==> flow/design.v <==
module mcs_bridge(
  input  [31:0] io_io_address,
  input         io_io_addr_strobe,
  input  [31:0] io_io_write_data,
  input         io_io_write_strobe,
  input  [3:0]  io_io_byte_enable,
  output [31:0] io_io_read_data,
  input         io_io_read_strobe,
  output        io_fp_video_cs,
                io_fp_mmio_cs,
                io_fp_write,
                io_fp_read,
  output [20:0] io_fp_addr,
  output [31:0] io_fp_wr_data,
  input  [31:0] io_fp_rd_data
);
  wire mcs_bridge_enable = io_io_address[31:24] == 8'hC0;
  assign io_io_read_data = io_fp_rd_data;
  assign io_fp_video_cs = mcs_bridge_enable & io_io_address[23];
  assign io_fp_mmio_cs = mcs_bridge_enable & ~(io_io_address[23]);
  assign io_fp_write = io_io_write_strobe;
  assign io_fp_read = io_io_read_strobe;
  assign io_fp_addr = io_io_address[22:2];
  assign io_fp_wr_data = io_io_write_data;
endmodule
module mmio_controller(
  input               io_fp_video_cs,
                      io_fp_mmio_cs,
                      io_fp_write,
                      io_fp_read,
  input  [20:0]       io_fp_addr,
  input  [31:0]       io_fp_wr_data,
  output [31:0]       io_fp_rd_data,
  output [63:0]       io_slot_cs,
  output [63:0][4:0]  io_slot_reg_addr,
  output [63:0][31:0] io_slot_write_data,
  output [63:0]       io_slot_write,
  input  [63:0][31:0] io_slot_read_data,
  output [63:0]       io_slot_read
);
  assign io_fp_rd_data = io_fp_read ? io_slot_read_data[io_fp_addr[10:5]] : 32'h0;
  assign io_slot_cs = io_fp_mmio_cs ? 64'h1 << io_fp_addr[10:5] : 64'h0;
  assign io_slot_reg_addr = {64{io_fp_addr[4:0]}};
  assign io_slot_write_data = {64{io_fp_wr_data}};
  assign io_slot_write = {64{io_fp_write}};
  assign io_slot_read = {64{io_fp_read}};
endmodule
module GPO(
  input                                          clock,
                                                 reset,
  input  [4:0]                                   slot_io_address,
  output [31:0]                                  slot_io_rd_data,
  input  [31:0]                                  slot_io_wr_data,
  input                                          slot_io_read,
                                                 slot_io_write,
                                                 slot_io_cs,
  output [15:0]                                  io
);
  reg [15:0] buf_gpo;
  always @(posedge clock) begin
    if (reset)
      buf_gpo <= 16'h0;
    else if (slot_io_write & slot_io_cs)
      buf_gpo <= slot_io_wr_data[15:0];
  end  
  assign slot_io_rd_data = {16'h0, buf_gpo};
  assign io = buf_gpo;
endmodule
module GPI(
  input         clock,
                reset,
  input  [4:0]  slot_io_address,
  output [31:0] slot_io_rd_data,
  input  [31:0] slot_io_wr_data,
  input         slot_io_read,
                slot_io_write,
                slot_io_cs,
  input  [15:0] io_data_in
);
  reg [31:0] buf_in;
  always @(posedge clock) begin
    if (reset)
      buf_in <= 32'h0;
    else
      buf_in <= {16'h0, io_data_in};
  end  
  assign slot_io_rd_data = buf_in;
endmodule
module timer(
  input         clock,
                reset,
  input  [4:0]  slot_io_address,
  output [31:0] slot_io_rd_data,
  input  [31:0] slot_io_wr_data,
  input         slot_io_read,
                slot_io_write,
                slot_io_cs
);
  reg [63:0] count;
  reg [31:0] config_reg;
  wire        wr_en = slot_io_write & slot_io_cs;
  always @(posedge clock) begin
    if (reset) begin
      count <= 64'h0;
      config_reg <= 32'h0;
    end
    else begin
      if (config_reg[0])
        count <= 64'h0;
      else if (wr_en & slot_io_address == 5'h1)
        count[31:0] <= slot_io_wr_data;
      else if (wr_en & slot_io_address == 5'h2)
        count[63:32] <= slot_io_wr_data;
      else if (config_reg[1])
        count <= count + 64'h1;
      if (slot_io_write & slot_io_cs & ~(|slot_io_address))
        config_reg <= slot_io_wr_data;
    end
  end  
  assign slot_io_rd_data =
    (|slot_io_address)
      ? (slot_io_address == 5'h1
           ? count[31:0]
           : slot_io_address == 5'h2 ? count[63:32] : 32'h0)
      : config_reg;
endmodule
module SevSegDisplay(
  input         clock,
                reset,
                io_enable_7seg,
  input  [31:0] io_display_data,
  output [7:0]  io_anode_select,
  output [6:0]  io_segs
);
  reg  [15:0]      anode_prescaler_c_value;
  reg  [2:0]       count;
  wire [7:0]       _GEN = io_enable_7seg ? ~(8'h1 << count) : 8'h1;
  wire [3:0]       digit =
    _GEN == 8'hFE
      ? io_display_data[3:0]
      : _GEN == 8'hFD
          ? io_display_data[7:4]
          : _GEN == 8'hFB
              ? io_display_data[11:8]
              : _GEN == 8'hF7
                  ? io_display_data[15:12]
                  : _GEN == 8'hEF
                      ? io_display_data[19:16]
                      : _GEN == 8'hDF
                          ? io_display_data[23:20]
                          : _GEN == 8'hBF
                              ? io_display_data[27:24]
                              : _GEN == 8'h7F ? io_display_data[31:28] : 4'h0;
  wire [6:0]       _GEN_0 = {3'h0, digit != 4'hE, 3'h6};
  wire [15:0][6:0] _GEN_1 =
    {{_GEN_0},
     {_GEN_0},
     {7'h21},
     {7'h46},
     {7'h3},
     {7'h8},
     {7'h10},
     {7'h0},
     {7'h78},
     {7'h2},
     {7'h12},
     {7'h19},
     {7'h30},
     {7'h24},
     {7'h79},
     {7'h40}};
  wire             anode_prescaler_wrap_wrap = anode_prescaler_c_value == 16'h9C3F;
  always @(posedge clock) begin
    if (reset) begin
      anode_prescaler_c_value <= 16'h0;
      count <= 3'h0;
    end
    else if (reset) begin
      anode_prescaler_c_value <= 16'h0;
      count <= 3'h0;
    end
    else begin
      if (io_enable_7seg) begin
        if (anode_prescaler_wrap_wrap)
          anode_prescaler_c_value <= 16'h0;
        else
          anode_prescaler_c_value <= anode_prescaler_c_value + 16'h1;
      end
      if (~reset & io_enable_7seg & anode_prescaler_wrap_wrap)
        count <= count + 3'h1;
    end
  end  
  assign io_anode_select = _GEN;
  assign io_segs = _GEN_1[digit];
endmodule
module SevSegDisplay_core(
  input                                                               clock,
                                                                      reset,
  input  [4:0]                                                        slot_io_address,
  output [31:0]                                                       slot_io_rd_data,
  input  [31:0]                                                       slot_io_wr_data,
  input                                                               slot_io_read,
                                                                      slot_io_write,
                                                                      slot_io_cs,
  output [14:0]                                                       io
);
  wire [7:0]  _seg7_io_anode_select;
  wire [6:0]  _seg7_io_segs;
  reg  [31:0] config_reg;
  wire        _GEN = slot_io_address == 5'h0;
  reg  [31:0] display_data;
  wire        _GEN_0 = slot_io_address == 5'h1;
  wire        wr_en = slot_io_write & slot_io_cs;
  always @(posedge clock) begin
    if (reset) begin
      config_reg <= 32'h0;
      display_data <= 32'h0;
    end
    else begin
      if (_GEN & wr_en)
        config_reg <= slot_io_wr_data;
      if (_GEN_0 & wr_en)
        display_data <= slot_io_wr_data;
    end
  end  
  SevSegDisplay seg7 (
    .clock           (clock),
    .reset           (reset),
    .io_enable_7seg  (config_reg[0]),
    .io_display_data (display_data),
    .io_anode_select (_seg7_io_anode_select),
    .io_segs         (_seg7_io_segs)
  );
  assign slot_io_rd_data = _GEN_0 ? display_data : _GEN ? config_reg : 32'h0;
  assign io = {_seg7_io_anode_select, _seg7_io_segs};
endmodule
module mmio_subsystem(
  input         clock,
                reset,
                io_fp_video_cs,
                io_fp_mmio_cs,
                io_fp_write,
                io_fp_read,
  input  [20:0] io_fp_addr,
  input  [31:0] io_fp_wr_data,
  output [31:0] io_fp_rd_data,
  input  [15:0] io_data_in,
  output [15:0] io_data_out,
  output [7:0]  io_anode_assert,
  output [6:0]  io_segs
);
  wire [31:0]       _sevenSegDisplay_slot_io_rd_data;
  wire [14:0]       _sevenSegDisplay_io;
  wire [31:0]       _timer_slot_io_rd_data;
  wire [31:0]       _gpi_slot_io_rd_data;
  wire [31:0]       _gpo_slot_io_rd_data;
  wire [15:0]       _gpo_io;
  wire [63:0]       _mmioController_io_slot_cs;
  wire [63:0][4:0]  _mmioController_io_slot_reg_addr;
  wire [63:0][31:0] _mmioController_io_slot_write_data;
  wire [63:0]       _mmioController_io_slot_write;
  wire [63:0]       _mmioController_io_slot_read;
  mmio_controller mmioController (
    .io_fp_video_cs     (io_fp_video_cs),
    .io_fp_mmio_cs      (io_fp_mmio_cs),
    .io_fp_write        (io_fp_write),
    .io_fp_read         (io_fp_read),
    .io_fp_addr         (io_fp_addr),
    .io_fp_wr_data      (io_fp_wr_data),
    .io_fp_rd_data      (io_fp_rd_data),
    .io_slot_cs         (_mmioController_io_slot_cs),
    .io_slot_reg_addr   (_mmioController_io_slot_reg_addr),
    .io_slot_write_data (_mmioController_io_slot_write_data),
    .io_slot_write      (_mmioController_io_slot_write),
    .io_slot_read_data
      ({{32'hFFFFFFFF},
        {32'hFFFFFFFF},
        {32'hFFFFFFFF},
        {32'hFFFFFFFF},
        {32'hFFFFFFFF},
        {32'hFFFFFFFF},
        {32'hFFFFFFFF},
        {32'hFFFFFFFF},
        {32'hFFFFFFFF},
        {32'hFFFFFFFF},
        {32'hFFFFFFFF},
        {32'hFFFFFFFF},
        {32'hFFFFFFFF},
        {32'hFFFFFFFF},
        {32'hFFFFFFFF},
        {32'hFFFFFFFF},
        {32'hFFFFFFFF},
        {32'hFFFFFFFF},
        {32'hFFFFFFFF},
        {32'hFFFFFFFF},
        {32'hFFFFFFFF},
        {32'hFFFFFFFF},
        {32'hFFFFFFFF},
        {32'hFFFFFFFF},
        {32'hFFFFFFFF},
        {32'hFFFFFFFF},
        {32'hFFFFFFFF},
        {32'hFFFFFFFF},
        {32'hFFFFFFFF},
        {32'hFFFFFFFF},
        {32'hFFFFFFFF},
        {32'hFFFFFFFF},
        {32'hFFFFFFFF},
        {32'hFFFFFFFF},
        {32'hFFFFFFFF},
        {32'hFFFFFFFF},
        {32'hFFFFFFFF},
        {32'hFFFFFFFF},
        {32'hFFFFFFFF},
        {32'hFFFFFFFF},
        {32'hFFFFFFFF},
        {32'hFFFFFFFF},
        {32'hFFFFFFFF},
        {32'hFFFFFFFF},
        {32'hFFFFFFFF},
        {32'hFFFFFFFF},
        {32'hFFFFFFFF},
        {32'hFFFFFFFF},
        {32'hFFFFFFFF},
        {32'hFFFFFFFF},
        {32'hFFFFFFFF},
        {32'hFFFFFFFF},
        {32'hFFFFFFFF},
        {32'hFFFFFFFF},
        {32'hFFFFFFFF},
        {32'hFFFFFFFF},
        {32'hFFFFFFFF},
        {32'hFFFFFFFF},
        {32'hFFFFFFFF},
        {32'hFFFFFFFF},
        {_sevenSegDisplay_slot_io_rd_data},
        {_timer_slot_io_rd_data},
        {_gpi_slot_io_rd_data},
        {_gpo_slot_io_rd_data}}),
    .io_slot_read       (_mmioController_io_slot_read)
  );
  GPO gpo (
    .clock           (clock),
    .reset           (reset),
    .slot_io_address (_mmioController_io_slot_reg_addr[6'h0]),
    .slot_io_rd_data (_gpo_slot_io_rd_data),
    .slot_io_wr_data (_mmioController_io_slot_write_data[6'h0]),
    .slot_io_read    (_mmioController_io_slot_read[0]),
    .slot_io_write   (_mmioController_io_slot_write[0]),
    .slot_io_cs      (_mmioController_io_slot_cs[0]),
    .io              (_gpo_io)
  );
  GPI gpi (
    .clock           (clock),
    .reset           (reset),
    .slot_io_address (_mmioController_io_slot_reg_addr[6'h1]),
    .slot_io_rd_data (_gpi_slot_io_rd_data),
    .slot_io_wr_data (_mmioController_io_slot_write_data[6'h1]),
    .slot_io_read    (_mmioController_io_slot_read[1]),
    .slot_io_write   (_mmioController_io_slot_write[1]),
    .slot_io_cs      (_mmioController_io_slot_cs[1]),
    .io_data_in      (io_data_in)
  );
  timer timer (
    .clock           (clock),
    .reset           (reset),
    .slot_io_address (_mmioController_io_slot_reg_addr[6'h2]),
    .slot_io_rd_data (_timer_slot_io_rd_data),
    .slot_io_wr_data (_mmioController_io_slot_write_data[6'h2]),
    .slot_io_read    (_mmioController_io_slot_read[2]),
    .slot_io_write   (_mmioController_io_slot_write[2]),
    .slot_io_cs      (_mmioController_io_slot_cs[2])
  );
  SevSegDisplay_core sevenSegDisplay (
    .clock           (clock),
    .reset           (reset),
    .slot_io_address (_mmioController_io_slot_reg_addr[6'h3]),
    .slot_io_rd_data (_sevenSegDisplay_slot_io_rd_data),
    .slot_io_wr_data (_mmioController_io_slot_write_data[6'h3]),
    .slot_io_read    (_mmioController_io_slot_read[3]),
    .slot_io_write   (_mmioController_io_slot_write[3]),
    .slot_io_cs      (_mmioController_io_slot_cs[3]),
    .io              (_sevenSegDisplay_io)
  );
  assign io_data_out = _gpo_io;
  assign io_anode_assert = _sevenSegDisplay_io[14:7];
  assign io_segs = _sevenSegDisplay_io[6:0];
endmodule
module Top(
  input         clock,
                reset,
  input  [31:0] io_address,
  input         io_addr_strobe,
  input  [31:0] io_write_data,
  input         io_write_strobe,
  input  [3:0]  io_byte_enable,
  input         io_read_strobe,
  output [31:0] io_read_data,
  input  [15:0] sw,
  output [15:0] led,
  output [7:0]  anode_assert,
  output [6:0]  segs
);
  wire [31:0] _mmioSubsystem_io_fp_rd_data;
  wire        _mcsBridge_io_fp_video_cs;
  wire        _mcsBridge_io_fp_mmio_cs;
  wire        _mcsBridge_io_fp_write;
  wire        _mcsBridge_io_fp_read;
  wire [20:0] _mcsBridge_io_fp_addr;
  wire [31:0] _mcsBridge_io_fp_wr_data;
  mcs_bridge mcsBridge (
    .io_io_address      (io_address),
    .io_io_addr_strobe  (io_addr_strobe),
    .io_io_write_data   (io_write_data),
    .io_io_write_strobe (io_write_strobe),
    .io_io_byte_enable  (io_byte_enable),
    .io_io_read_data    (io_read_data),
    .io_io_read_strobe  (io_read_strobe),
    .io_fp_video_cs     (_mcsBridge_io_fp_video_cs),
    .io_fp_mmio_cs      (_mcsBridge_io_fp_mmio_cs),
    .io_fp_write        (_mcsBridge_io_fp_write),
    .io_fp_read         (_mcsBridge_io_fp_read),
    .io_fp_addr         (_mcsBridge_io_fp_addr),
    .io_fp_wr_data      (_mcsBridge_io_fp_wr_data),
    .io_fp_rd_data      (_mmioSubsystem_io_fp_rd_data)
  );
  mmio_subsystem mmioSubsystem (
    .clock           (clock),
    .reset           (reset),
    .io_fp_video_cs  (_mcsBridge_io_fp_video_cs),
    .io_fp_mmio_cs   (_mcsBridge_io_fp_mmio_cs),
    .io_fp_write     (_mcsBridge_io_fp_write),
    .io_fp_read      (_mcsBridge_io_fp_read),
    .io_fp_addr      (_mcsBridge_io_fp_addr),
    .io_fp_wr_data   (_mcsBridge_io_fp_wr_data),
    .io_fp_rd_data   (_mmioSubsystem_io_fp_rd_data),
    .io_data_in      (sw),
    .io_data_out     (led),
    .io_anode_assert (anode_assert),
    .io_segs         (segs)
  );
endmodule
* Tool chain data of Top
Tool output for the design above, in the order of the flow.
Line numbers count from 1 in the design file above.
Operators: Yosys type, input widths -> output width; for muxes data width and select width s.
A cell with n/a has no value.
- Top :: Top
- Clock input :: clock
- Standard-cell library :: sky130hd
- Corner :: tt_025C_1v80

* Word-level counts
Counts by Yosys on the flattened word-level netlist (proc, flatten, opt, wreduce; memories kept). Register bits leave out memories and registers merged into their read ports (data or address). Print and check cells are left out. Cells with the same type and inputs are merged into one.
- Reductions and logical operators :: 7
- $mul :: 1
- Mux-type cells :: 22
- Equal/unequal tests :: 14
- Shift operators :: 4
- Bitwise logic cells :: 16
- $add $sub $neg :: 3
** Operators with widths (number)
- $shiftx 2048x12->32 :: 1
- $mux 32 :: 11
- $shiftx 112x32->7 :: 1
- $add 64x1->64 const B :: 1
- $eq 8x8->1 const B :: 8
- $mux 4 :: 9
- $mul 4x3->7 const B :: 1
- $add 16x1->16 const B :: 1
- $eq 16x16->1 const B :: 1
- $mux 16 :: 1
- $and 1x1->1 :: 11
- $shl 1x3->8 const A :: 1
- $eq 8x7->1 const B :: 1
- $not 8->8 :: 1
- $mux 8 :: 1
- $shl 1x6->4 const A :: 1
- $eq 5x1->1 const B :: 1
- $eq 5x2->1 const B :: 1
- $logic_not 5->1 :: 1
- $reduce_or 5->1 :: 1
- $not 1->1 :: 4
- $reduce_and 2->1 :: 2
- $reduce_bool 2->1 :: 2
- $ne 4x4->1 const B :: 1
- $add 3x1->3 const B :: 1
- $ne 2x2->1 const B :: 1
- $reduce_or 2->1 :: 1
- Bits of input ports :: 89
- Output and inout port bits :: 63
- Cells after elaboration :: 77
- Register bits after elaboration :: 227

* Depth
Yosys ltp: most cells in a row. Word level: on the elaborated netlist, between registers, memories and ports. Mapped: between sequential cells and ports; inverters and the memories' decode and read muxes count.
- Depth after elaboration :: 14
- ABC_AREA :: 0
- Mapped depth :: 14
- Depth with buffers taken out :: 13

* After synthesis
Source: synth_stat.txt of the flow (Yosys; design flattened, memories mapped). It holds for the ABC_AREA given above (unset counts as 0); a run with the other value may have another netlist.
The area totals of this step are shown rounded.
** Cells by type
- sky130_fd_sc_hd__dfxtp_1 :: number 211, area in all 4.22E+03 um^2
- sky130_fd_sc_hd__nand2_1 :: number 331, area in all 1.24E+03 um^2
- sky130_fd_sc_hd__a21oi_1 :: number 188, area in all 940.902 um^2
- sky130_fd_sc_hd__clkbuf_1 :: number 106, area in all 397.882 um^2
- sky130_fd_sc_hd__nor2_1 :: number 102, area in all 382.867 um^2
- sky130_fd_sc_hd__o21ai_0 :: number 73, area in all 365.35 um^2
- sky130_fd_sc_hd__mux4_2 :: number 16, area in all 360.346 um^2
- sky130_fd_sc_hd__nand3_1 :: number 62, area in all 310.298 um^2
- sky130_fd_sc_hd__nand4_1 :: number 38, area in all 237.728 um^2
- sky130_fd_sc_hd__xor2_1 :: number 27, area in all 236.477 um^2
- sky130_fd_sc_hd__o211ai_1 :: number 25, area in all 187.68 um^2
- sky130_fd_sc_hd__nor2b_1 :: number 28, area in all 175.168 um^2
- sky130_fd_sc_hd__xnor2_1 :: number 19, area in all 166.41 um^2
- sky130_fd_sc_hd__ha_1 :: number 13, area in all 162.656 um^2
- sky130_fd_sc_hd__a211oi_1 :: number 21, area in all 157.651 um^2
- sky130_fd_sc_hd__a21boi_0 :: number 21, area in all 157.651 um^2
- sky130_fd_sc_hd__and3_1 :: number 25, area in all 156.4 um^2
- sky130_fd_sc_hd__a22o_1 :: number 17, area in all 148.893 um^2
Other cell types: 52; their cells: 235.
- Mapped area :: 0.0117 mm^2
- Mapped flip-flops :: 211
- Area of sequential cells :: 0.00422 mm^2
- Standard cells after synthesis :: 1558
- Buffers :: 123
By module: a second synthesis without flattening, with its own total; a netlist apart from the flattened one above.
- Cell total of the unflattened synthesis :: 5304
- Area total of the unflattened synthesis :: 0.0479 mm^2
Rows give one instance, submodules left out.
** Modules
- mmio_controller :: instances 1, area 0.0349 mm^2, sequential area 0 mm^2, cells 3740
- timer :: instances 1, area 0.00592 mm^2, sequential area 0.00192 mm^2, cells 805
- SevSegDisplay_core :: instances 1, area 0.00298 mm^2, sequential area 0.00128 mm^2, cells 288
- SevSegDisplay :: instances 1, area 0.00184 mm^2, sequential area 0.00038 mm^2, cells 223
- GPO :: instances 1, area 0.000977 mm^2, sequential area 0.00032 mm^2, cells 105
- mcs_bridge :: instances 1, area 0.000686 mm^2, sequential area 0 mm^2, cells 92
- GPI :: instances 1, area 0.000588 mm^2, sequential area 0.00032 mm^2, cells 50
- mmio_subsystem :: instances 1, area 0.0000038 mm^2, sequential area 0 mm^2, cells 1
- Top :: instances 1, area 0 mm^2, sequential area 0 mm^2, cells 0

* Path before layout
Source: OpenSTA report_checks on the synthesized netlist (no wires, ideal clock, input and output delay 20% of the period each), path of least setup slack; recovery checks are left aside. Register names are those of the netlist, which keeps one name where synthesis merged equal registers.
- Kind :: flip-flop to output port
- Start :: reg mmioSubsystem.sevenSegDisplay.seg7.count[2]
- End :: out segs[1]
- Setup slack :: 0.340 ns
- Driving pins on the path :: 14
- Buffers on the path :: 1
- External output delay :: 0.900 ns
- Data required time :: 3.600 ns
- Arrival :: 3.260 ns
- Path delay :: 3.260 ns
- Period :: 4.5 ns
- Time at the first pin :: 0.000 ns
- Synthesis period reached :: 4.16 ns
"path delay" = arrival - input delay + setup time.
At an output port there is no setup time.
"driving pins on the path": output pins that drive a net of the path, with the launching flip-flop's if there is one; two outputs of one cell count as two.
"synthesis period reached" is the clock period less the worst setup slack; recovery checks do not enter. This is arithmetic on one report: input and output delays are still those of the set period (20% each).
At most two assigning lines are given for a register; there are more.
- Cell sequence :: sky130_fd_sc_hd__dfxtp_1 > sky130_fd_sc_hd__clkbuf_1 > sky130_fd_sc_hd__inv_1 > sky130_fd_sc_hd__ha_1 > sky130_fd_sc_hd__nor4b_2 > sky130_fd_sc_hd__nand3_1 > sky130_fd_sc_hd__nand3_1 > sky130_fd_sc_hd__nor3_1 > sky130_fd_sc_hd__o32ai_1 > sky130_fd_sc_hd__inv_1 > sky130_fd_sc_hd__ha_1 > sky130_fd_sc_hd__inv_1 > sky130_fd_sc_hd__a21oi_1 > sky130_fd_sc_hd__mux2_2
** Ends and longest elaborated chain, post-synthesis
- start: declaration :: RTL line 136 : reg  [2:0]       count;
- start: assignment :: RTL line 176 : count <= 3'h0;
- start: assignment :: RTL line 190 : count <= count + 3'h1;
- end: declaration :: RTL line 402 : output [6:0]  segs
No chain of elaborated cells between the ends is given.

* Path in the finished layout
Path of least setup slack in the final report of run B (OpenROAD, finished layout, wires in). Where an end is a register, its clock arrival counts in the times.
- Kind :: flip-flop to output port
- Start :: reg mmioSubsystem.sevenSegDisplay.seg7.count[2]
- End :: out segs[1]
- Period :: 6.45 ns
- Arrival :: 4.82 ns
- Buffers on the path :: 1
- External output delay :: 1.29 ns
- Driving pins on the path :: 14
- Data required time :: 5.16 ns
- Time at the first pin :: 0.51 ns
- Setup slack :: 0.34 ns
At most two assigning lines are given for a register; there are more.
- Cell sequence :: sky130_fd_sc_hd__dfxtp_1 > sky130_fd_sc_hd__inv_1 > sky130_fd_sc_hd__ha_1 > sky130_fd_sc_hd__nor4b_2 > sky130_fd_sc_hd__nand3_1 > sky130_fd_sc_hd__nand3_1 > sky130_fd_sc_hd__nor3_1 > sky130_fd_sc_hd__o32ai_2 > sky130_fd_sc_hd__inv_1 > sky130_fd_sc_hd__ha_1 > sky130_fd_sc_hd__inv_1 > sky130_fd_sc_hd__a21oi_1 > sky130_fd_sc_hd__mux2_2 > sky130_fd_sc_hd__clkdlybuf4s50_1
** Ends and longest elaborated chain, after layout
- start: declaration :: RTL line 136 : reg  [2:0]       count;
- start: assignment :: RTL line 176 : count <= 3'h0;
- start: assignment :: RTL line 190 : count <= count + 3'h1;
- end: declaration :: RTL line 402 : output [6:0]  segs
No chain of elaborated cells between the ends is given.

==> runs of Top <==
Top module Top; platform sky130hd; tools Yosys and OpenROAD; 3 stored runs in no particular order. Input and output delays are each 20% of the period that was set; the output load is 0.01 pF.
By "period achieved" is meant the clock period of the run minus its worst setup slack. This is arithmetic on one report: input and output delays are still those of the set period (20% each).
"time used up by the worst setup path" is the time allowed to the run's worst setup path (the clock period less input and output delay, where it has them) less its slack. Clock arrival times count: a late capture clock shortens it, a late launch clock lengthens it.
"power consumption": no workload was simulated; the value follows from the tool's default switching activity.
Results are given in rounded form.

** Run A
- Settings :: CELL_PAD_IN_SITES_DETAIL_PLACEMENT=1; CORE_ASPECT_RATIO=0.56; CORE_UTILIZATION=71; CTS_CLUSTER_DIAMETER=38; CTS_CLUSTER_SIZE=45; GPL_TIMING_DRIVEN=1; HOLD_SLACK_MARGIN=0.27; MIN_ROUTING_LAYER=met1; PLACE_DENSITY_LB_ADDON=0.19; SETUP_SLACK_MARGIN=0.77; period_ns=5.1; CAP_MARGIN=20; CORE_MARGIN=2; SLEW_MARGIN=20
- Outcome :: no final report: placement broke off with DPL-0033

** Run B
- Settings :: ABC_AREA=0; CORE_ASPECT_RATIO=1.6; CORE_MARGIN=7; CORE_UTILIZATION=33; CTS_CLUSTER_DIAMETER=372; PLACE_DENSITY=0.85; SETUP_SLACK_MARGIN=-0.29; SLEW_MARGIN=0; period_ns=6.45; CAP_MARGIN=20
- Final worst hold slack :: 0.450 ns
- Power consumption :: 2770 µW
- Post-synthesis cell area :: 0.0117 mm^2
- Standard-cell area of the final layout :: 0.0141 mm^2
- Period achieved :: 6.112 ns
- Setup slack of the worst path :: 0.338 ns
- Total negative slack :: 0.000 ns
- Die outline area :: 0.0411 mm^2
- Utilization after layout :: 40.1%
- Time used up by the worst setup path :: 4.82 ns
- Class of the worst setup path :: flip-flop to output port

** Run C
- Settings :: CORE_UTILIZATION=40; period_ns=7.21; CAP_MARGIN=20; CORE_MARGIN=2; SLEW_MARGIN=20
- Final worst hold slack :: 0.451 ns
- Power consumption :: 2580 µW
- Post-synthesis cell area :: 0.0117 mm^2
- Standard-cell area of the final layout :: 0.014 mm^2
- Period achieved :: 6.384 ns
- Setup slack of the worst path :: 0.826 ns
- Total negative slack :: 0.000 ns
- Die outline area :: 0.0306 mm^2
- Utilization after layout :: 48.8%
- Time used up by the worst setup path :: 4.94 ns
- Class of the worst setup path :: flip-flop to output port
